==> flow/design.v <==
module my_fifo #(
                   parameter DATA_W           = 128      ,         
                   parameter DEPTH            = 16     ,         
                   parameter UPP_TH           = 4      ,         
                   parameter LOW_TH           = 2                
                )
                (
                   input                   clk         ,         
                   input                   rstn        ,         
                   input                   i_wren      ,         
                   input  [DATA_W - 1 : 0] i_wrdata    ,         
                   output                  o_alm_full  ,         
                   output                  o_full      ,         
                   input                   i_rden      ,         
                   output [DATA_W - 1 : 0] o_rddata    ,         
                   output                  o_alm_empty ,         
                   output                  o_empty               
                );
logic [DATA_W - 1        : 0] data_rg [DEPTH] ;         
logic [$clog2(DEPTH) - 1 : 0] wrptr_rg        ;         
logic [$clog2(DEPTH) - 1 : 0] rdptr_rg        ;         
logic [$clog2(DEPTH)     : 0] dcount_rg       ;         
logic                         wren_s          ;         
logic                         rden_s          ;         
logic                         full_s          ;         
logic                         empty_s         ;         
always @ (posedge clk) begin
   if (!rstn) begin      
      for (int i = 0; i < DEPTH; i++) begin
         data_rg[i] <= '0 ;
      end
      wrptr_rg  <= 0              ;
      rdptr_rg  <= 0              ;      
      dcount_rg <= 0              ;
   end
   else begin   
      if (wren_s) begin                          
         data_rg [wrptr_rg] <= i_wrdata ;         
         if (wrptr_rg == DEPTH - 1) begin
            wrptr_rg <= 0               ;         
         end
         else begin
            wrptr_rg <= wrptr_rg + 1    ;         
         end
      end
      if (rden_s) begin         
         if (rdptr_rg == DEPTH - 1) begin
            rdptr_rg <= 0               ;         
         end
         else begin
            rdptr_rg <= rdptr_rg + 1    ;         
         end
      end
      if (wren_s && !rden_s) begin                
         dcount_rg <= dcount_rg + 1 ;
      end                    
      else if (!wren_s && rden_s) begin           
         dcount_rg <= dcount_rg - 1 ;         
      end
   end
end
assign full_s      = (dcount_rg == DEPTH) ? 1'b1 : 0                ; 
assign empty_s     = (dcount_rg == 0    ) ? 1'b1 : 0                ;
assign wren_s      = i_wren & !full_s                               ;  
assign rden_s      = i_rden & !empty_s                              ;
assign o_full      = full_s                          ;
assign o_empty     = empty_s                                        ;
assign o_alm_full  = ((dcount_rg > UPP_TH) ? 1'b1 : 0)              ;
assign o_alm_empty = (dcount_rg < LOW_TH) ? 1'b1 : 0                ;  
assign o_rddata    = data_rg [rdptr_rg]                             ;   
endmodule
# == Step by step through the tools: my_fifo ==
# Tool output for the design above, in the order of the flow.
# Line numbers count from 1 in the design file above.
# Operators: Yosys type, input widths -> output width; for muxes data width and select width s.
# Library cell names are shortened.
# Not given: -
# design
top_module,my_fifo
clock,clk
library,sky130hd
corner,tt_025C_1v80

# == After elaboration ==
# Yosys after proc, flatten, opt, wreduce and memory -nomap, before mapping. Print and check cells are not counted. Equal cells are merged and count once.
# Yosys's memory passes give these memory sizes; they may raise the number of words (mostly to a power of two), join words into wider ones and drop unused or constant bits.
# word_totals
ram_bits,2048
n_memories,1
regBits,13
elab_cells,40
out_inout_bits,132
input_bits,132
# classes
compare,2
eq_ne,3
mux,17
bitwise,2
n_addsub,4
reduce_logical,8
# memory_table
memory,words,word_bits,line,rtl
data_rg,16,128,19,logic [DATA_W - 1        : 0] data_rg [DEPTH] ;
# ops
cell,n
$mux 128,2
$mux 4,6
$mux 5,2
$add 4x1->4 const B,2
$eq 4x4->1 const B,2
$mux 1,7
$add 5x1->5 const B,1
$sub 5x1->5 const B,1
$lt 5x2->1 const B,1
$gt 5x3->1 const B,1
$eq 5x5->1 const B,1
$logic_not 5->1,1
$logic_not 1->1,4
$and 1x1->1,2
$logic_and 1x1->1,2
$reduce_bool 2->1,1

# == Logic depth ==
# Depth = most cells in a row (Yosys ltp): at word level without a register or memory, in the mapped netlist without a sequential cell, where the memories' decode and read muxes count.
# depth
ltp_word,8
ABC_AREA,0
ltp_mapped,12
mapped_depth_nobuf,10

# == Netlist ==
# Source: synth_stat.txt of the flow (Yosys; design flattened, memories mapped). It holds for the ABC_AREA given above (unset counts as 0); a run with the other value may have another netlist.
# mapped
buf_cells,532
flip_flops,2065
mapped_cells,5677
seqArea_um2,61839.3
synth_area_um2,91965.7
# by_type
type,n,area_total_um2
edfxtp_1,2048,6.15E+04
and2_1,2051,1.28E+04
mux4_2,512,1.15E+04
a22oi_1,216,1.62E+03
clkbuf_1,323,1.21E+03
buf_4,100,750.72
nand2_1,125,469.2
buf_2,78,390.374
dfxtp_1,17,340.326
o22ai_1,40,250.24
nor2_1,37,138.883
nand2b_1,22,137.632
buf_6,10,112.608
ha_1,9,112.608
nor3_2,8,80.077
buf_1,21,78.826
nor4_2,4,50.048
a21oi_1,8,40.038
# Not listed: further types 22, cells in them 48.

# == Path before layout ==
# OpenSTA on the mapped netlist: ideal clock, no wires. The path of least setup slack (recovery checks aside). Input and output delay are each 20% of the period. Register names are those of the netlist, which keeps one name where synthesis merged equal registers.
# synth_timing
path_kind,input to register
startpoint,input port rstn
endpoint,memory data_rg[2][0]
t_arrival_ns,4.954
t_first_pin_ns,0.900
t_required_ns,3.990
path_stages,5
path_delay_ns,4.564
path_buffers,2
setup_time_ns,0.510
setup_slack_ns,-0.964
tclk_ns,4.5
input_delay_ns,0.900
synth_period_reached_ns,5.464
# "path_delay_ns" is the arrival time less input delay plus setup time.
# "path_stages" counts driving pins, that of a launching flip-flop among them; a cell with two outputs on the path counts twice.
# "synth_period_reached_ns" = period - worst setup slack (recovery checks aside). The figure is calculated, with input and output delays left at 20% of the set period.
# The rows between start and end are the longest chain of elaborated cells between them; the timing report does not say that the signal goes this way. Where chains are equally long, one stands for them.
# A line is the first line of the expression or statement that the cell stems from. Yosys adds cells for indexed reads and writes and turns some case tables into memories.
# Only ways into the end's enable, where the timed path ends, are counted here.
# synth_via
cell_sequence,clkbuf_1 > nand2_1 > nor4_2 > buf_2 > nand2b_1
elab_chain_cells,1
cone_cells,3
cone_lines,1
classes_between,mux: 3
# synth_lines
element,line,rtl
start: declaration,9,"input                   rstn        ,"
$mux 4,28,if (!rstn) begin
end: declaration,19,logic [DATA_W - 1        : 0] data_rg [DEPTH] ;

# == Worst path after layout ==
# From the final timing report of run 1: the path of least setup slack in the routed layout; clock arrival at registers is part of the times.
# layout_timing
path_kind,register to output
startpoint,register (no name shown)
endpoint,output port o_rddata[50]
t_first_pin_ns,0.85
t_required_ns,3.55
t_arrival_ns,3.04
output_delay_ns,0.89
path_stages,9
path_buffers,5
tclk_ns,4.44
setup_slack_ns,0.51
# layout_via
cell_sequence,dfxtp_4 > buf_12 > buf_16 > buf_16 > buf_6 > mux4_2 > a22oi_1 > nand2_2 > dlygate4sd2_1
# layout_lines
element,line,rtl
end: declaration,15,"output [DATA_W - 1 : 0] o_rddata    ,"
# Chain of elaborated cells between the ends: none given.

# Measured results for my_fifo: 4 stored runs of the Yosys and OpenROAD flow on sky130hd. The settings differ; the order carries no meaning. The constraints put input and output delay at 20% of the set period each and load the outputs with 0.01 pF.
# Among the settings, -- means not set for that run.
run,CORE_UTILIZATION,PLACE_DENSITY,SETUP_SLACK_MARGIN,period_ns,CAP_MARGIN,CORE_MARGIN,SLEW_MARGIN,CELL_PAD_IN_SITES_DETAIL_PLACEMENT,CORE_ASPECT_RATIO,HOLD_SLACK_MARGIN,MAX_ROUTING_LAYER,PLACE_DENSITY_LB_ADDON,ABC_AREA,CELL_PAD_IN_SITES_GLOBAL_PLACEMENT,CTS_CLUSTER_DIAMETER,CTS_CLUSTER_SIZE,GPL_ROUTABILITY_DRIVEN,MIN_ROUTING_LAYER,finalCellArea_um2,final_die_area_um2,finalUtil_pct,hold_ws_ns,setup_ws_ns,synth_chip_area_um2
run 1,45,0.6,0.6,4.44,20,2,20,--,--,--,--,--,--,--,--,--,--,--,108706.0,208000.0,53.6,0.418,0.512,91965.7
run 2,45,--,--,3.72,30,2,20,1,1.28,-0.09,met4,0.04,--,--,--,--,--,--,109691.0,208029.0,54.0,0.410,-0.037,91965.7
run 3,69,--,0.28,3.45,20,5,5,0,0.75,--,met5,0.0,1,0,224,78,1,met1,108269.0,144613.0,79.6,0.271,-0.099,94553.2
run 4,45,0.6,--,4.44,20,2,20,--,--,--,--,--,--,--,--,--,--,--,104966.0,208000.0,51.8,0.440,0.053,91965.7
